==> flow/design.v <==
module fix_mul(
	output reg overflow, 
	output reg [16-1:0] z, 
	input [16-1:0] a, b 
);
reg sign;
reg [16-1:0] abs_a, abs_b;
reg [2*16-1:0] abs_r_result;
always@(*) begin
	sign = a[16-1] ^ b[16-1];
	abs_a = a[16-1] ? ~a + 1 : a;
	abs_b = b[16-1] ? ~b + 1 : b;
	abs_r_result = abs_a[16-1:0] * abs_b[16-1:0];
	z = sign ? ~abs_r_result[16-1+10:10] + 1 : abs_r_result[16-1+10:10];
	if(abs_r_result[2*16-2:16-1+10] > 0) overflow = 1'b1;
	else overflow = 1'b0;
end
endmodule
module fix_div(
	output reg overflow, 
	output reg [16-1:0] z, 
	input [16-1:0] a, b 
);
reg sign;
reg [2*16-1:0] abs_a;
reg [16-1:0] abs_b;
reg [2*16-1:0] abs_r_result;
always@(*) begin
	sign = a[16-1] ^ b[16-1];
	abs_a[16-1:0] = 0;
	abs_a[16-1+10:10] = a[16-1] ? ~a + 1 : a;
	abs_a[2*16-1:16+10] = 0;
	abs_b = b[16-1] ? ~b + 1 : b;
	abs_r_result = abs_a[2*16-1:0] / {{16{1'b0}},abs_b[16-1:0]};
	z = sign ? ~abs_r_result[16-1:0] + 1 : abs_r_result[16-1:0];
	if(abs_r_result[2*16-2:16] > 0 || abs_b == 0) overflow = 1'b1;
	else overflow = 1'b0;
end
endmodule
module fix_add(
	output reg overflow, 
	output reg [16-1:0] z, 
	input [16-1:0] a, b 
);
reg [16:0] ext_a, ext_b, r_result;
always@(*) begin
	ext_a = {a[16-1],a};
	ext_b = {b[16-1],b};
	r_result = ext_a + ext_b;
	z = r_result[16-1:0];
	if(r_result[16] != r_result[16-1]) overflow = 1'b1;
	else overflow = 1'b0;
end
endmodule
module fix_mac(	 
	output overflow, 
	output [16-1:0] z, 
	input [16-1:0] a, b, c 
);
wire u_fix_mul_overflow;
wire [16-1:0] u_fix_mul_z;
fix_mul u_fix_mul(
	.overflow(u_fix_mul_overflow), 
	.z(u_fix_mul_z), 
	.a(a), .b(b) 
);
wire u_fix_add_overflow;
wire [16-1:0] u_fix_add_z;
fix_add u_fix_add(
	.overflow(u_fix_add_overflow), 
	.z(u_fix_add_z), 
	.a(u_fix_mul_z), .b(c) 
);
assign z = u_fix_add_z;
assign overflow = u_fix_mul_overflow | u_fix_add_overflow;
endmodule
module fix_sdc(	 
	output overflow, 
	output [16-1:0] z, 
	input [16-1:0] a, b, c 
);
wire [16-1:0] minus_b = ~b + 1;
wire u_fix_sub_overflow;
wire [16-1:0] u_fix_sub_z;
fix_add u_fix_sub(
	.overflow(u_fix_sub_overflow), 
	.z(u_fix_sub_z), 
	.a(a), .b(minus_b) 
);
wire u_fix_div_overflow;
wire [16-1:0] u_fix_div_z;
fix_div u_fix_div(
	.overflow(u_fix_div_overflow), 
	.z(u_fix_div_z), 
	.a(u_fix_sub_z), .b(c) 
);
assign z = u_fix_div_z;
assign overflow = u_fix_sub_overflow | u_fix_div_overflow;
endmodule
module fixu(
	output reg ack, 
	output reg overflow, 
	output reg [16-1:0] z, 
	input [16-1:0] a, b, c, 
	input fn, 
	input req, 
	input enable, 
	input rstn, clk 
);
reg [16-1:0] u_fix_mac_a, u_fix_mac_b, u_fix_mac_c;
wire [16-1:0] u_fix_mac_z;
wire u_fix_mac_overflow;
fix_mac u_fix_mac(
	.a(u_fix_mac_a), .b(u_fix_mac_b), .c(u_fix_mac_c), 
	.z(u_fix_mac_z), .overflow(u_fix_mac_overflow) 
);
reg [16-1:0] u_fix_sdc_a, u_fix_sdc_b, u_fix_sdc_c;
wire [16-1:0] u_fix_sdc_z;
wire u_fix_sdc_overflow;
fix_sdc u_fix_sdc(
	.a(u_fix_sdc_a), .b(u_fix_sdc_b), .c(u_fix_sdc_c), 
	.z(u_fix_sdc_z), .overflow(u_fix_sdc_overflow)
);
reg [1:0] req_d;
always@(negedge rstn or posedge clk) begin
	if(!rstn) req_d <= 2'b00;
	else if(enable) begin
		req_d[1] <= req_d[0];
		req_d[0] <= req;
	end
end
wire req_x = ^req_d;
reg [4:0] cnt;
always@(negedge rstn or posedge clk) begin
	if(!rstn) begin
		cnt <= 5'd0;
		ack <= 1'b0;
		z <= 0;
		overflow <= 1'b0;
	end
	else if(enable) begin
		if(cnt == 5'd0) begin
			if(req_x) begin
				case(fn)
					1'd0: begin
						cnt <= 5'd2;
						u_fix_mac_a <= a;
						u_fix_mac_b <= b;
						u_fix_mac_c <= c;
					end
					1'd1: begin
						cnt <= 5'd10;
						u_fix_sdc_a <= a;
						u_fix_sdc_b <= b;
						u_fix_sdc_c <= c;
					end
					default: begin
						u_fix_mac_a <= u_fix_mac_a;
						u_fix_mac_b <= u_fix_mac_b;
						u_fix_mac_c <= u_fix_mac_c;
						u_fix_sdc_a <= u_fix_sdc_a;
						u_fix_sdc_b <= u_fix_sdc_b;
						u_fix_sdc_c <= u_fix_sdc_c;
					end
				endcase
			end
		end
		else begin
			cnt <= cnt - 5'd1;
			if(cnt == 5'd1) begin
				ack <= ~ack;
				case(fn)
					1'd0: begin
						z <= u_fix_mac_z;
						overflow <= u_fix_mac_overflow;
					end
					1'd1: begin
						z <= u_fix_sdc_z;
						overflow <= u_fix_sdc_overflow;
					end
					default: begin
						z <= z;
						overflow <= overflow;
					end
				endcase
			end
		end
	end
end
endmodule
module fix_hpf_table(
	input sel_hpf_0p008, sel_hpf_0p002, sel_hpf_0p00025, 
	output [15:0] hpf_b1, hpf_b2, 
	output [15:0] hpf_a1, hpf_a2
);
assign hpf_b1 = sel_hpf_0p008 ? 16'd732		: sel_hpf_0p002 ? 16'd931	: sel_hpf_0p00025 ? 16'd1011	: 16'd1024;
assign hpf_b2 = sel_hpf_0p008 ? -16'd732	: sel_hpf_0p002 ? -16'd931	: sel_hpf_0p00025 ? -16'd1011	: 16'd1024;
assign hpf_a1 = sel_hpf_0p008 ? -16'd1024	: sel_hpf_0p002 ? -16'd1024	: sel_hpf_0p00025 ? -16'd1024	: 16'd1024;
assign hpf_a2 = sel_hpf_0p008 ? 16'd441		: sel_hpf_0p002 ? 16'd838	: sel_hpf_0p00025 ? 16'd998		: 16'd1024;
endmodule
module fix_lpf_table(
	input sel_lpf_0p1875, sel_lpf_0p325, sel_lpf_0p75, 
	output [15:0] lpf_b1, lpf_b2, lpf_b3, lpf_b4, lpf_b5, lpf_b6, 
	output [15:0] lpf_a1, lpf_a2, lpf_a3, lpf_a4, lpf_a5, lpf_a6
);
assign lpf_b1 = sel_lpf_0p1875 ? 16'd30		: sel_lpf_0p325 ? 16'd54	: sel_lpf_0p75 ? 16'd321	: 16'd1024;
assign lpf_b2 = sel_lpf_0p1875 ? -16'd55	: sel_lpf_0p325 ? -16'd3	: sel_lpf_0p75 ? 16'd1362	: 16'd1024;
assign lpf_b3 = sel_lpf_0p1875 ? 16'd33		: sel_lpf_0p325 ? 16'd56	: sel_lpf_0p75 ? 16'd2518	: 16'd1024;
assign lpf_b4 = sel_lpf_0p1875 ? 16'd33		: sel_lpf_0p325 ? 16'd56	: sel_lpf_0p75 ? 16'd2518	: 16'd1024;
assign lpf_b5 = sel_lpf_0p1875 ? -16'd55	: sel_lpf_0p325 ? -16'd3	: sel_lpf_0p75 ? 16'd1362	: 16'd1024;
assign lpf_b6 = sel_lpf_0p1875 ? 16'd30		: sel_lpf_0p325 ? 16'd54	: sel_lpf_0p75 ? 16'd321	: 16'd1024;
assign lpf_a1 = sel_lpf_0p1875 ? 16'd1024	: sel_lpf_0p325 ? 16'd1024	: sel_lpf_0p75 ? 16'd1024	: 16'd1024;
assign lpf_a2 = sel_lpf_0p1875 ? -16'd3507	: sel_lpf_0p325 ? -16'd2266	: sel_lpf_0p75 ? 16'd2270	: 16'd1024;
assign lpf_a3 = sel_lpf_0p1875 ? 16'd5000	: sel_lpf_0p325 ? 16'd2479	: sel_lpf_0p75 ? 16'd2647	: 16'd1024;
assign lpf_a4 = sel_lpf_0p1875 ? -16'd3656	: sel_lpf_0p325 ? -16'd1413	: sel_lpf_0p75 ? 16'd1729	: 16'd1024;
assign lpf_a5 = sel_lpf_0p1875 ? 16'd1366	: sel_lpf_0p325 ? 16'd444	: sel_lpf_0p75 ? 16'd631	: 16'd1024;
assign lpf_a6 = sel_lpf_0p1875 ? -16'd206	: sel_lpf_0p325 ? -16'd53	: sel_lpf_0p75 ? 16'd100	: 16'd1024;
endmodule
module fix_audio_ns(
	output reg ack, 
	output reg overflow, 
	output reg [16-1:0] tx_data, 
	input [16-1:0] rx_data, 
	input [16+16+16+4-1:0] conf, 
	input req, 
	input enable, 
	input rstn, clk 
);
reg [5:0] cst;
localparam
	st_error = (53^(53>>1)),
	st_done = (52^(52>>1)),
	st_vol = (51^(51>>1)), st_load_vol = (50^(50>>1)),
	st_vol_idle = (49^(49>>1)),
	st_kal_update_eec = (48^(48>>1)), st_kal_update_load_eec = (47^(47>>1)),
	st_kal_update_es = (46^(46>>1)), st_kal_update_load_es = (45^(45>>1)),
	st_kal_update_k = (44^(44>>1)),
	st_kal_update_k_load = (43^(43>>1)), st_kal_update_k_1 = (42^(42>>1)),
	st_kal_idle = (40^(40>>1)),
	st_lpf_y0 = (38^(38>>1)), st_lpf_a1 = (37^(37>>1)), 
	st_lpf_a6 = (36^(36>>1)), st_lpf_load_a6 = (35^(35>>1)), 
	st_lpf_a5 = (34^(34>>1)), st_lpf_load_a5 = (33^(33>>1)), 
	st_lpf_a4 = (32^(32>>1)), st_lpf_load_a4 = (31^(31>>1)), 
	st_lpf_a3 = (30^(30>>1)), st_lpf_load_a3 = (29^(29>>1)), 
	st_lpf_a2 = (28^(28>>1)), st_lpf_load_a2 = (27^(27>>1)), 
	st_lpf_b6 = (26^(26>>1)), st_lpf_load_b6 = (25^(25>>1)), 
	st_lpf_b5 = (24^(24>>1)), st_lpf_load_b5 = (23^(23>>1)), 
	st_lpf_b4 = (22^(22>>1)), st_lpf_load_b4 = (21^(21>>1)), 
	st_lpf_b3 = (20^(20>>1)), st_lpf_load_b3 = (19^(19>>1)), 
	st_lpf_b2 = (18^(18>>1)), st_lpf_load_b2 = (17^(17>>1)), 
	st_lpf_b1 = (16^(16>>1)), st_lpf_load_b1 = (15^(15>>1)), 
	st_lpf_shift = (14^(14>>1)),
	st_hpf_y0 = (13^(13>>1)),
	st_hpf_a1 = (12^(12>>1)), st_hpf_load_a1 = (11^(11>>1)), 
	st_hpf_a2 = (10^(10>>1)), st_hpf_load_a2 = (09^(09>>1)), 
	st_hpf_b2 = (08^(08>>1)), st_hpf_load_b2 = (07^(07>>1)), 
	st_hpf_b1 = (06^(06>>1)), st_hpf_load_b1 = (05^(05>>1)), 
	st_hpf_shift = (04^(04>>1)),
	st_in_vol = (03^(03>>1)), st_load_in_vol = (02^(02>>1)),
	st_in_vol_idle = (01^(01>>1)),
	st_idle = (00^(00>>1));
wire [1:0] sel_hpf = conf[1:0];
wire sel_hpf_0p008 = sel_hpf == 2'b11;
wire sel_hpf_0p002 = sel_hpf == 2'b10;
wire sel_hpf_0p00025 = sel_hpf == 2'b01;
wire disable_hpf = sel_hpf == 2'b00;
wire [15:0] hpf_b1, hpf_b2, hpf_a1, hpf_a2;
fix_hpf_table u_fix_hpf_table(
	sel_hpf_0p008, sel_hpf_0p002, sel_hpf_0p00025, 
	hpf_b1, hpf_b2, 
	hpf_a1, hpf_a2
);
wire [1:0] sel_lpf = conf[3:2];
wire sel_lpf_0p75 = sel_lpf == 2'b01;
wire sel_lpf_0p325 = sel_lpf == 2'b10;
wire sel_lpf_0p1875 = sel_lpf == 2'b11;
wire disable_lpf = sel_lpf == 2'b00;
wire [15:0] lpf_b1, lpf_b2, lpf_b3, lpf_b4, lpf_b5, lpf_b6;
wire [15:0] lpf_a1, lpf_a2, lpf_a3, lpf_a4, lpf_a5, lpf_a6;
fix_lpf_table u_fix_lpf_table(
	sel_lpf_0p1875, sel_lpf_0p325, sel_lpf_0p75, 
	lpf_b1, lpf_b2, lpf_b3, lpf_b4, lpf_b5, lpf_b6, 
	lpf_a1, lpf_a2, lpf_a3, lpf_a4, lpf_a5, lpf_a6
);
wire [16-1:0] kal_pnc = conf[16+4-1:4];
wire disable_kal = kal_pnc == {16{1'b0}};
wire [16-1:0] kal_mnc = 16'd1024;
wire [16-1:0] vol = conf[16+16+4-1:16+4];
wire disable_vol = vol == 16'd1024;
wire [16-1:0] in_vol = conf[16+16+16+4-1:16+16+4];
wire disable_in_vol = in_vol == 16'd1024;
wire u_fixu_ack;
wire u_fixu_overflow;
wire [16-1:0] u_fixu_z;
reg [16-1:0] u_fixu_a, u_fixu_b, u_fixu_c;
reg u_fixu_fn;
reg u_fixu_req;
fixu u_fixu(
	.ack(u_fixu_ack), 
	.overflow(u_fixu_overflow), 
	.z(u_fixu_z), 
	.a(u_fixu_a), .b(u_fixu_b), .c(u_fixu_c), 
	.fn(u_fixu_fn), 
	.req(u_fixu_req), 
	.enable(enable), 
	.rstn(rstn), .clk(clk) 
);
reg [1:0] req_d, u_fixu_ack_d;
always@(negedge rstn or posedge clk) begin
	if(!rstn) begin
		req_d <= 2'b00;
		u_fixu_ack_d <= 2'b00;
	end
	else if(enable) begin
		req_d[1] <= req_d[0];
		req_d[0] <= req;
		u_fixu_ack_d[1] <= u_fixu_ack_d[0];
		u_fixu_ack_d[0] <= u_fixu_ack;
	end
end
wire req_x = ^req_d;
wire u_fixu_ack_x = ^u_fixu_ack_d;
reg [16-1:0] data;
reg [16-1:0] hpf_x0, hpf_x1;
reg [16-1:0] hpf_y0, hpf_y1;
reg [16-1:0] lpf_x0, lpf_x1, lpf_x2, lpf_x3, lpf_x4, lpf_x5;
reg [16-1:0] lpf_y0, lpf_y1, lpf_y2, lpf_y3, lpf_y4, lpf_y5;
reg [15:0] kal_k, kal_es, kal_eec;
wire [15:0] kal_es_nst = kal_es;
wire [15:0] kal_eec_nst = kal_eec + kal_pnc;
always@(negedge rstn or posedge clk) begin
	if(!rstn) begin
		cst <= st_idle;
		data <= 0;
		u_fixu_fn <= 1'b0;
		u_fixu_req <= 1'b0;
		u_fixu_a <= 0;
		u_fixu_b <= 0;
		u_fixu_c <= 0;
		hpf_x0 <= 0; hpf_x1 <= 0;
		hpf_y0 <= 0; hpf_y1 <= 0;
		lpf_x0 <= 0; lpf_x1 <= 0; lpf_x2 <= 0; lpf_x3 <= 0; lpf_x4 <= 0; lpf_x5 <= 0;
		lpf_y0 <= 0; lpf_y1 <= 0; lpf_y2 <= 0; lpf_y3 <= 0; lpf_y4 <= 0; lpf_y5 <= 0;
		kal_k <= 0; kal_es <= 0; kal_eec <= 0;
		overflow <= 1'b0;
		ack <= 1'b0;
	end
	else if(enable) begin
		case(cst)
			st_idle: 
				if(req_x) begin
					cst <= st_in_vol_idle;
					data <= rx_data;
					overflow <= 1'b0;
				end
			st_in_vol_idle: begin
				if(disable_in_vol) cst <= st_hpf_shift;
				else cst <= st_load_in_vol;
			end
			st_load_in_vol: begin
				cst <= st_in_vol;
				u_fixu_fn <= 1'b0;
				u_fixu_req <= ~u_fixu_req;
				u_fixu_a <= data;
				u_fixu_b <= in_vol;
				u_fixu_c <= 0;
			end
			st_in_vol:
				if(u_fixu_ack_x) begin
					if(u_fixu_overflow) cst <= st_error;
					else begin
						cst <= st_hpf_shift;
						data <= u_fixu_z;
					end
				end
			st_hpf_shift: begin
				if(disable_hpf) cst <= st_lpf_shift;
				else cst <= st_hpf_load_b1;
				hpf_x0 <= data; hpf_x1 <= hpf_x0;
				hpf_y1 <= hpf_y0;
			end
			st_hpf_load_b1: begin
				cst <= st_hpf_b1;
				u_fixu_fn <= 1'b0;
				u_fixu_req <= ~u_fixu_req;
				u_fixu_a <= hpf_b1;
				u_fixu_b <= hpf_x0;
				u_fixu_c <= 0;
			end
			st_hpf_b1: 
				if(u_fixu_ack_x) begin
					if(u_fixu_overflow) cst <= st_error;
					else cst <= st_hpf_load_b2;
				end
			st_hpf_load_b2: begin
				cst <= st_hpf_b2;
				u_fixu_fn <= 1'b0;
				u_fixu_req <= ~u_fixu_req;
				u_fixu_a <= hpf_b2;
				u_fixu_b <= hpf_x1;
				u_fixu_c <= u_fixu_z;
			end
			st_hpf_b2: 
				if(u_fixu_ack_x) begin
					if(u_fixu_overflow) cst <= st_error;
					else begin
						cst <= st_hpf_load_a2;
						data <= u_fixu_z;
					end
				end
			st_hpf_load_a2: begin
				cst <= st_hpf_a2;
				u_fixu_fn <= 1'b0;
				u_fixu_req <= ~u_fixu_req;
				u_fixu_a <= hpf_a2;
				u_fixu_b <= hpf_y1;
				u_fixu_c <= 0;
			end
			st_hpf_a2: 
				if(u_fixu_ack_x) begin
					if(u_fixu_overflow) cst <= st_error;
					else cst <= st_hpf_load_a1;
				end
			st_hpf_load_a1: begin
				cst <= st_hpf_y0;
				u_fixu_fn <= 1'b1;
				u_fixu_req <= ~u_fixu_req;
				u_fixu_a <= data;
				u_fixu_b <= u_fixu_z;
				u_fixu_c <= hpf_a1;
			end
			st_hpf_y0: 
				if(u_fixu_ack_x) begin
					if(u_fixu_overflow) cst <= st_error;
					else begin
						cst <= st_lpf_shift;
						hpf_y0 <= u_fixu_z;
						data <= u_fixu_z;
					end
				end
			st_lpf_shift: begin
				if(disable_lpf) cst <= st_kal_idle;
				else cst <= st_lpf_load_b1;
				lpf_x0 <= data;
				lpf_x1 <= lpf_x0; lpf_x2 <= lpf_x1; lpf_x3 <= lpf_x2; lpf_x4 <= lpf_x3; lpf_x5 <= lpf_x4;
				lpf_y1 <= lpf_y0; lpf_y2 <= lpf_y1; lpf_y3 <= lpf_y2; lpf_y4 <= lpf_y3; lpf_y5 <= lpf_y4;
			end
			st_lpf_load_b1: begin
				cst <= st_lpf_b1;
				u_fixu_fn <= 1'b0;
				u_fixu_req <= ~u_fixu_req;
				u_fixu_a <= lpf_b1;
				u_fixu_b <= lpf_x0;
				u_fixu_c <= 0;
			end
			st_lpf_b1: 
				if(u_fixu_ack_x) begin
					if(u_fixu_overflow) cst <= st_error;
					else cst <= st_lpf_load_b2;
				end
			st_lpf_load_b2: begin
				cst <= st_lpf_b2;
				u_fixu_fn <= 1'b0;
				u_fixu_req <= ~u_fixu_req;
				u_fixu_a <= lpf_b2;
				u_fixu_b <= lpf_x1;
				u_fixu_c <= u_fixu_z;
			end
			st_lpf_b2: 
				if(u_fixu_ack_x) begin
					if(u_fixu_overflow) cst <= st_error;
					else cst <= st_lpf_load_b3;
				end
			st_lpf_load_b3: begin
				cst <= st_lpf_b3;
				u_fixu_fn <= 1'b0;
				u_fixu_req <= ~u_fixu_req;
				u_fixu_a <= lpf_b3;
				u_fixu_b <= lpf_x2;
				u_fixu_c <= u_fixu_z;
			end
			st_lpf_b3: 
				if(u_fixu_ack_x) begin
					if(u_fixu_overflow) cst <= st_error;
					else cst <= st_lpf_load_b4;
				end
			st_lpf_load_b4: begin
				cst <= st_lpf_b4;
				u_fixu_fn <= 1'b0;
				u_fixu_req <= ~u_fixu_req;
				u_fixu_a <= lpf_b4;
				u_fixu_b <= lpf_x3;
				u_fixu_c <= u_fixu_z;
			end
			st_lpf_b4: 
				if(u_fixu_ack_x) begin
					if(u_fixu_overflow) cst <= st_error;
					else cst <= st_lpf_load_b5;
				end
			st_lpf_load_b5: begin
				cst <= st_lpf_b5;
				u_fixu_fn <= 1'b0;
				u_fixu_req <= ~u_fixu_req;
				u_fixu_a <= lpf_b5;
				u_fixu_b <= lpf_x4;
				u_fixu_c <= u_fixu_z;
			end
			st_lpf_b5: 
				if(u_fixu_ack_x) begin
					if(u_fixu_overflow) cst <= st_error;
					else cst <= st_lpf_load_b6;
				end
			st_lpf_load_b6: begin
				cst <= st_lpf_b6;
				u_fixu_fn <= 1'b0;
				u_fixu_req <= ~u_fixu_req;
				u_fixu_a <= lpf_b6;
				u_fixu_b <= lpf_x5;
				u_fixu_c <= u_fixu_z;
			end
			st_lpf_b6: 
				if(u_fixu_ack_x) begin
					if(u_fixu_overflow) cst <= st_error;
					else begin
						cst <= st_lpf_load_a2;
						data <= u_fixu_z;
					end
				end
			st_lpf_load_a2: begin
				cst <= st_lpf_a2;
				u_fixu_fn <= 1'b0;
				u_fixu_req <= ~u_fixu_req;
				u_fixu_a <= lpf_a2;
				u_fixu_b <= lpf_y1;
				u_fixu_c <= 0;
			end
			st_lpf_a2: 
				if(u_fixu_ack_x) begin
					if(u_fixu_overflow) cst <= st_error;
					else cst <= st_lpf_load_a3;
				end
			st_lpf_load_a3: begin
				cst <= st_lpf_a3;
				u_fixu_fn <= 1'b0;
				u_fixu_req <= ~u_fixu_req;
				u_fixu_a <= lpf_a3;
				u_fixu_b <= lpf_y2;
				u_fixu_c <= u_fixu_z;
			end
			st_lpf_a3: 
				if(u_fixu_ack_x) begin
					if(u_fixu_overflow) cst <= st_error;
					else cst <= st_lpf_load_a4;
				end
			st_lpf_load_a4: begin
				cst <= st_lpf_a4;
				u_fixu_fn <= 1'b0;
				u_fixu_req <= ~u_fixu_req;
				u_fixu_a <= lpf_a4;
				u_fixu_b <= lpf_y3;
				u_fixu_c <= u_fixu_z;
			end
			st_lpf_a4: 
				if(u_fixu_ack_x) begin
					if(u_fixu_overflow) cst <= st_error;
					else cst <= st_lpf_load_a5;
				end
			st_lpf_load_a5: begin
				cst <= st_lpf_a5;
				u_fixu_fn <= 1'b0;
				u_fixu_req <= ~u_fixu_req;
				u_fixu_a <= lpf_a5;
				u_fixu_b <= lpf_y4;
				u_fixu_c <= u_fixu_z;
			end
			st_lpf_a5: 
				if(u_fixu_ack_x) begin
					if(u_fixu_overflow) cst <= st_error;
					else cst <= st_lpf_load_a6;
				end
			st_lpf_load_a6: begin
				cst <= st_lpf_a6;
				u_fixu_fn <= 1'b0;
				u_fixu_req <= ~u_fixu_req;
				u_fixu_a <= lpf_a6;
				u_fixu_b <= lpf_y5;
				u_fixu_c <= u_fixu_z;
			end
			st_lpf_a6: 
				if(u_fixu_ack_x) begin
					if(u_fixu_overflow) cst <= st_error;
					else cst <= st_lpf_a1;
				end
			st_lpf_a1: begin
				cst <= st_lpf_y0;
				u_fixu_fn <= 1'b1;
				u_fixu_req <= ~u_fixu_req;
				u_fixu_a <= data;
				u_fixu_b <= u_fixu_z;
				u_fixu_c <= lpf_a1;
			end
			st_lpf_y0: 
				if(u_fixu_ack_x) begin
					if(u_fixu_overflow) cst <= st_error;
					else begin
						cst <= st_kal_idle;
						lpf_y0 <= u_fixu_z;
						data <= u_fixu_z;
					end
				end
			st_kal_idle: begin
				if(disable_kal) cst <= st_vol_idle;
				else cst <= st_kal_update_k_1;
			end
			st_kal_update_k_1: begin
				cst <= st_kal_update_k_load;
				kal_k <= kal_eec_nst + kal_mnc;
			end
			st_kal_update_k_load: begin
				cst <= st_kal_update_k;
				u_fixu_fn <= 1'b1;
				u_fixu_req <= ~u_fixu_req;
				u_fixu_a <= kal_eec_nst;
				u_fixu_b <= 0;
				u_fixu_c <= kal_k;
			end
			st_kal_update_k: 
				if(u_fixu_ack_x) begin
					if(u_fixu_overflow) cst <= st_error;
					else begin
						cst <= st_kal_update_load_es;
						kal_k <= u_fixu_z;
					end
				end
			st_kal_update_load_es: begin
				cst <= st_kal_update_es;
				u_fixu_fn <= 1'b0;
				u_fixu_req <= ~u_fixu_req;
				u_fixu_a <= kal_k;
				u_fixu_b <= data + (~kal_es_nst + 1);
				u_fixu_c <= kal_es_nst;
			end
			st_kal_update_es: 
				if(u_fixu_ack_x) begin
					if(u_fixu_overflow) cst <= st_error;
					else begin
						cst <= st_kal_update_load_eec;
						kal_es <= u_fixu_z;
					end
				end
			st_kal_update_load_eec: begin
				cst <= st_kal_update_eec;
				u_fixu_fn <= 1'b0;
				u_fixu_req <= ~u_fixu_req;
				u_fixu_a <= ~kal_k + 1;
				u_fixu_b <= kal_eec_nst;
				u_fixu_c <= kal_eec_nst;
			end
			st_kal_update_eec: 
				if(u_fixu_ack_x) begin
					if(u_fixu_overflow) cst <= st_error;
					else begin
						cst <= st_vol_idle;
						kal_eec <= u_fixu_z;
						data <= kal_es;
					end
				end
			st_vol_idle: begin
				if(disable_vol) cst <= st_done;
				else cst <= st_load_vol;
			end
			st_load_vol: begin
				cst <= st_vol;
				u_fixu_fn <= 1'b0;
				u_fixu_req <= ~u_fixu_req;
				u_fixu_a <= data;
				u_fixu_b <= vol;
				u_fixu_c <= 0;
			end
			st_vol:
				if(u_fixu_ack_x) begin
					if(u_fixu_overflow) cst <= st_error;
					else begin
						cst <= st_done;
						data <= u_fixu_z;
					end
				end
			st_error: begin
				cst <= st_done;
				overflow <= 1'b1;
			end
			st_done: begin
				cst <= st_idle;
				tx_data <= data;
				ack <= ~ack;
			end
			default: cst <= st_idle;
		endcase
	end
end
endmodule
== Tool chain data of fix_audio_ns ==
Tool output for the design above, in the order of the flow.
Line numbers count from 1 in the design file above.
Cell names lack the library's common part.
The mark -- stands for no value.
Design
  top module: fix_audio_ns
  clock port: clk
  standard-cell library: sky130hd
  timing corner: tt_025C_1v80

== Word level ==
Yosys after proc, flatten, opt, wreduce and memory -nomap, before mapping. Memory bits, and registers merged into a memory's read port (data or address), are not among the register bits. Print and check cells are not counted. Equal cells are merged and count once.
Operators by class
  $add $sub $neg: 15
  multipliers: 1
  divide/modulo/power cells: 1
  order comparisons: 2
  equality and inequality tests: 88
  mux-type cells: 113
  bitwise gates (word level): 19
  reduce/logical cells: 49
Operators by type and width (count)
  16-bit 2-to-1 mux: 36
  26-bit by 16-bit divider with 32-bit output: 1
  16-bit by 16-bit multiplier with 31-bit output: 1
  16-bit parallel mux with 20-bit select: 1
  6-bit parallel mux with 50-bit select: 1
  16-bit parallel mux with 15-bit select: 1
  6-bit 2-to-1 mux: 36
  16-bit by 1-bit adder with 16-bit output with constant B: 9
  16-bit inverter: 9
  6-bit equality test with constant B: 20
  16-bit parallel mux with 7-bit select: 1
  6-bit by 5-bit equality test with 1-bit output with constant B: 16
  11-bit 2-to-1 mux: 6
  16-bit parallel mux with 2-bit select: 2
  2-bit != test with constant B: 25
  16-bit parallel mux with 3-bit select: 1
  5-bit 2-to-1 mux: 9
  6-bit by 4-bit equality test with 1-bit output with constant B: 7
  12-bit 2-to-1 mux: 3
  16-bit by 16-bit adder with 17-bit output: 2
  16-bit by 11-bit equality test with 1-bit output with constant B: 2
  16-bit adder: 2
  16-bit logical NOT: 2
  6-bit by 3-bit equality test with 1-bit output with constant B: 4
  23-bit AND reduction: 1
  21-bit OR reduction: 1
  20-bit nonzero test: 1
  4-bit AND reduction: 5
Not listed: further kinds 40, cells in them 83.
Storage and ports
  bits in registers: 519
  input bits: 72
  output and inout port bits: 18
  cells after elaboration: 333

== Depth ==
Yosys ltp: most cells in a row. Word level: on the elaborated netlist, between registers, memories and ports. Mapped: between sequential cells and ports; inverters and the memories' decode and read muxes count.
Depth
  word-level depth: 12
  ABC_AREA: 0
  mapped depth: 489
  mapped depth without buffers: 443

== After synthesis ==
Yosys stat after the flow's synthesis: flattened, memories mapped to cells. It holds for the ABC_AREA given above (unset counts as 0); a run with the other value may have another netlist.
Cells by type
  dfrtp_1: count 407, area in all 1.02E+04 µm²
  ha_1: count 563, area in all 7.04E+03 µm²
  mux2_2: count 356, area in all 4.01E+03 µm²
  fa_1: count 197, area in all 3.94E+03 µm²
  edfxtp_1: count 112, area in all 3.36E+03 µm²
  nand2_1: count 743, area in all 2.79E+03 µm²
  xnor2_1: count 293, area in all 2.57E+03 µm²
  nor2_1: count 656, area in all 2.46E+03 µm²
  a21oi_1: count 453, area in all 2.27E+03 µm²
  o21ai_0: count 413, area in all 2.07E+03 µm²
  inv_1: count 387, area in all 1.45E+03 µm²
  xor2_1: count 159, area in all 1.39E+03 µm²
  a21o_1: count 167, area in all 1.25E+03 µm²
  nor3_1: count 198, area in all 990.95 µm²
  o21a_1: count 123, area in all 923.386 µm²
  o31ai_1: count 114, area in all 855.821 µm²
  clkbuf_1: count 221, area in all 829.546 µm²
  nand3_1: count 139, area in all 695.667 µm²
Not listed: further types 111, cells in them 1535.
Mapped netlist
  mapped cells: 7236
  synthesis area: 60800.8 µm²
  sequential part of the area: 13548.0 µm²
  flip-flops: 519
  buffer cells: 286
By module: a second synthesis without flattening, with its own total; a netlist apart from the flattened one above.
Second synthesis, totals
  cells (unflattened synthesis): 8246
  area total of the unflattened synthesis: 66134.7 µm²
Rows give one instance, submodules left out.
By module
  fix_div: instances 1, cells 3762, area 25976.2 µm², sequential area 0.0 µm²
  fix_audio_ns: instances 1, cells 2620, area 22685.5 µm², sequential area 10039.6 µm²
  fix_mul: instances 1, cells 1196, area 9658.0 µm², sequential area 0.0 µm²
  fixu: instances 1, cells 190, area 4149.0 µm², sequential area 3508.4 µm²
  fix_add: instances 2, cells 87, area 719.4 µm², sequential area 0.0 µm²
  fix_lpf_table: instances 1, cells 196, area 1433.9 µm², sequential area 0.0 µm²
  fix_hpf_table: instances 1, cells 68, area 486.7 µm², sequential area 0.0 µm²
  fix_sdc: instances 1, cells 39, area 300.3 µm², sequential area 0.0 µm²
  fix_mac: instances 1, cells 1, area 6.3 µm², sequential area 0.0 µm²

== Worst setup path after synthesis ==
OpenSTA on the mapped netlist: ideal clock, no wires. The path of least setup slack (recovery checks aside). Input and output delay are each 20% of the period. Register names are those of the netlist, which keeps one name where synthesis merged equal registers.
Timing path post-synthesis
  path kind: register to register
  start point: register u_fixu.u_fix_sdc_c[0]
  end point: register u_fixu.z[14]
  clock period: 90.0 ns
  setup time: 0.135 ns
  time at the first pin: 0.000 ns
  data arrival time: 92.622 ns
  data required time: 89.865 ns
  setup slack: -2.757 ns
  delay of the path: 92.757 ns
  driving pins on the path: 468
  buffers on the path: 49
  synthesis period reached: 92.757 ns
"delay of the path" = arrival - input delay + setup time.
"driving pins on the path" counts driving pins, that of a launching flip-flop among them; a cell with two outputs on the path counts twice.
"synthesis period reached" is the clock period less the worst setup slack; recovery checks do not enter. This is arithmetic on one report: input and output delays are still those of the set period (20% each).
Between the ends stands the longest chain of elaborated cells between them, by number of cells; it is not shown to be the way that was timed. Of several equally long chains one is given.
Each line given opens the expression or statement behind the cell; cells for indexed reads and writes are added by Yosys, which also makes memories of some case tables.
A register here has more assigning lines than the two given.
Between the ends, post-synthesis
  cells stage by stage: edfxtp_1 > clkbuf_1 > clkbuf_1 > inv_1 > clkbuf_1 > ha_1 > nor3b_2 > a41oi_1 > xnor2_1 > nand4_2 > or3_1 > buf_2 > or3_1 > nor2_1 > ha_1 > o31ai_1 > o21ai_0 > nand2b_1 > [... 432 more ...] > nor2_1 > a21oi_1 > ha_1 > a21o_1 > a21o_1 > a21oi_1 > o211ai_1 > or3b_2 > or4_1 > nand4b_1 > nor4_1 > ha_1 > nand3_1 > nor2_1 > a41oi_1 > xor2_1 > a21oi_1 > o21ai_0
  length of the longest elaborated chain: 8
  elaborated cells between the ends (all ways): 8
  source lines of those cells: 4
  classes of those cells: add/sub: 2; div: 1; mux: 3; logic: 2
RTL lines, path post-synthesis
  start: declaration: RTL line 117  | reg [16-1:0] u_fix_sdc_a, u_fix_sdc_b, u_fix_sdc_c;
  start: assignment: RTL line 155  | u_fix_sdc_c <= c;
  start: assignment: RTL line 163  | u_fix_sdc_c <= u_fix_sdc_c;
  16-bit inverter: RTL line 33  | abs_b = b[16-1] ? ~b + 1 : b;
  16-bit by 1-bit adder with 16-bit output: RTL line 33
  16-bit 2-to-1 mux: RTL line 33
  26-bit by 16-bit divider with 32-bit output: RTL line 34  | abs_r_result = abs_a[2*16-1:0] / {{16{1'b0}},abs_b[16-1:0]};
  16-bit inverter: RTL line 35  | z = sign ? ~abs_r_result[16-1:0] + 1 : abs_r_result[16-1:0];
  16-bit by 1-bit adder with 16-bit output: RTL line 35
  16-bit 2-to-1 mux: RTL line 35
  16-bit parallel mux with 2-bit select: RTL line 172  | case(fn)
  end: assignment: RTL line 174  | z <= u_fix_mac_z;
  end: assignment: RTL line 178  | z <= u_fix_sdc_z;
  end: declaration: RTL line 103  | output reg [16-1:0] z,

== Worst path after layout ==
Path of least setup slack in the final report of flow run A (OpenROAD, finished layout, wires in). Where an end is a register, its clock arrival counts in the times.
Timing path post-layout
  path kind: register to register
  start point: register u_fixu.u_fix_sdc_c[0]
  end point: register u_fixu.z[14]
  clock period: 90.0 ns
  setup time: 0.08 ns
  time at the first pin: 0.61 ns
  data arrival time: 86.97 ns
  data required time: 90.54 ns
  setup slack: 3.57 ns
  driving pins on the path: 433
  buffers on the path: 29
Between the ends stands the longest chain of elaborated cells between them, by number of cells; it is not shown to be the way that was timed. Of several equally long chains one is given.
A register here has more assigning lines than the two given.
Between the ends, post-layout
  cells stage by stage: edfxtp_1 > buf_4 > nor4_4 > buf_4 > nand4_1 > a211oi_1 > buf_4 > o21ai_1 > or3_1 > or3_1 > nor2_1 > ha_1 > o31ai_1 > o21ai_0 > nand2b_1 > nor2_1 > ha_1 > o211a_1 > [... 397 more ...] > a21oi_1 > ha_1 > a21oi_1 > nor2b_1 > o21ai_1 > o21ai_0 > o21ai_1 > or3b_2 > or4_1 > nand4b_1 > nor4_2 > ha_2 > nand3_2 > nor2_4 > a41oi_2 > xor2_2 > a21oi_1 > o21ai_0
  length of the longest elaborated chain: 8
  elaborated cells between the ends (all ways): 8
  source lines of those cells: 4
  classes of those cells: add/sub: 2; div: 1; mux: 3; logic: 2
RTL lines, path post-layout
  start: declaration: RTL line 117  | reg [16-1:0] u_fix_sdc_a, u_fix_sdc_b, u_fix_sdc_c;
  start: assignment: RTL line 155  | u_fix_sdc_c <= c;
  start: assignment: RTL line 163  | u_fix_sdc_c <= u_fix_sdc_c;
  16-bit inverter: RTL line 33  | abs_b = b[16-1] ? ~b + 1 : b;
  16-bit by 1-bit adder with 16-bit output: RTL line 33
  16-bit 2-to-1 mux: RTL line 33
  26-bit by 16-bit divider with 32-bit output: RTL line 34  | abs_r_result = abs_a[2*16-1:0] / {{16{1'b0}},abs_b[16-1:0]};
  16-bit inverter: RTL line 35  | z = sign ? ~abs_r_result[16-1:0] + 1 : abs_r_result[16-1:0];
  16-bit by 1-bit adder with 16-bit output: RTL line 35
  16-bit 2-to-1 mux: RTL line 35
  16-bit parallel mux with 2-bit select: RTL line 172  | case(fn)
  end: assignment: RTL line 174  | z <= u_fix_mac_z;
  end: assignment: RTL line 178  | z <= u_fix_sdc_z;
  end: declaration: RTL line 103  | output reg [16-1:0] z,

==> results <==
Top module fix_audio_ns; platform sky130hd; tools Yosys and OpenROAD; 2 stored runs in no particular order. Input and output delays are each 20% of the period that was set; the output load is 0.01 pF.
"achieved clock period (ns)" means the clock period less the worst setup slack. The figure is calculated, with input and output delays left at 20% of the set period.
"worst setup path time (ns)" means the part of the period allowed to the worst setup path (the constraints hold back 20% at inputs and 20% at outputs) less its slack; where the path has registers, the arrival times of their clocks count too.

Flow files of flow run A
==> flow/run.sh <==
#!/bin/bash
# the make line also repeats the synthesis and layout settings of config.mk as NAME=value (left out here)
make -C /OpenROAD-flow-scripts/flow DESIGN_CONFIG=/design/flow/config.mk WORK_HOME=/design/flow/orfs CLKGATE_MAP_FILE= finish
==> flow/config.mk <==
export PLATFORM = sky130hd
export DESIGN_NAME = fix_audio_ns
export DESIGN_NICKNAME = fix_audio_ns
export VERILOG_FILES = /design/flow/design.v
export SDC_FILE = /design/flow/constraint.sdc
export NUM_CORES = 4
export LEC_CHECK = 0
export CAP_MARGIN = 10
export CELL_PAD_IN_SITES_DETAIL_PLACEMENT = 1
export CORE_ASPECT_RATIO = 1.96
export CORE_MARGIN = 2
export CORE_UTILIZATION = 40
export MAX_ROUTING_LAYER = met4
export SETUP_SLACK_MARGIN = -2.0
export SLEW_MARGIN = 5
==> flow/constraint.sdc <==
create_clock -name core_clock -period 90.0 [get_ports {clk}]
set_input_delay 18.0000 -clock core_clock [delete_from_list [all_inputs] [get_ports {clk}]]
set_output_delay 18.0000 -clock core_clock [all_outputs]
set_load 0.01 [all_outputs]

report of flow run A
yosys chip area after synthesis (um^2): 60800.8
finish__design__die__area: 155315.0
finish__design__instance__area__stdcell: 68428.1
finish__design__instance__utilization: 0.4527
finish__timing__setup__ws: 3.571
finish__timing__setup__tns: 0.000
finish__timing__hold__ws: 0.476
achieved clock period (ns): 86.429
worst setup path time (ns): 86.43
worst setup path kind: register to register

Flow files of flow run B
==> flow/run.sh <==
#!/bin/bash
# the make line also repeats the synthesis and layout settings of config.mk as NAME=value (left out here)
make -C /OpenROAD-flow-scripts/flow DESIGN_CONFIG=/design/flow/config.mk WORK_HOME=/design/flow/orfs CLKGATE_MAP_FILE= finish
==> flow/config.mk <==
export PLATFORM = sky130hd
export DESIGN_NAME = fix_audio_ns
export DESIGN_NICKNAME = fix_audio_ns
export VERILOG_FILES = /design/flow/design.v
export SDC_FILE = /design/flow/constraint.sdc
export NUM_CORES = 4
export LEC_CHECK = 0
export CAP_MARGIN = 10
export CELL_PAD_IN_SITES_DETAIL_PLACEMENT = 1
export CORE_ASPECT_RATIO = 1.96
export CORE_MARGIN = 4
export CORE_UTILIZATION = 40
export CTS_CLUSTER_DIAMETER = 24
export GPL_ROUTABILITY_DRIVEN = 1
export HOLD_SLACK_MARGIN = -0.07
export MAX_ROUTING_LAYER = met5
export MIN_ROUTING_LAYER = met1
export PLACE_DENSITY_LB_ADDON = 0.08
export SETUP_SLACK_MARGIN = 5.0
export SLEW_MARGIN = 20
export TNS_END_PERCENT = 90
==> flow/constraint.sdc <==
create_clock -name core_clock -period 90.0 [get_ports {clk}]
set_input_delay 18.0000 -clock core_clock [delete_from_list [all_inputs] [get_ports {clk}]]
set_output_delay 18.0000 -clock core_clock [all_outputs]
set_load 0.01 [all_outputs]

report of flow run B
yosys chip area after synthesis (um^2): 60800.8
finish__design__die__area: 158660.0
finish__design__instance__area__stdcell: 72932.4
finish__design__instance__utilization: 0.4817
finish__timing__setup__ws: 8.597
finish__timing__setup__tns: 0.000
finish__timing__hold__ws: 0.465
achieved clock period (ns): 81.403
worst setup path time (ns): 81.40
worst setup path kind: register to register
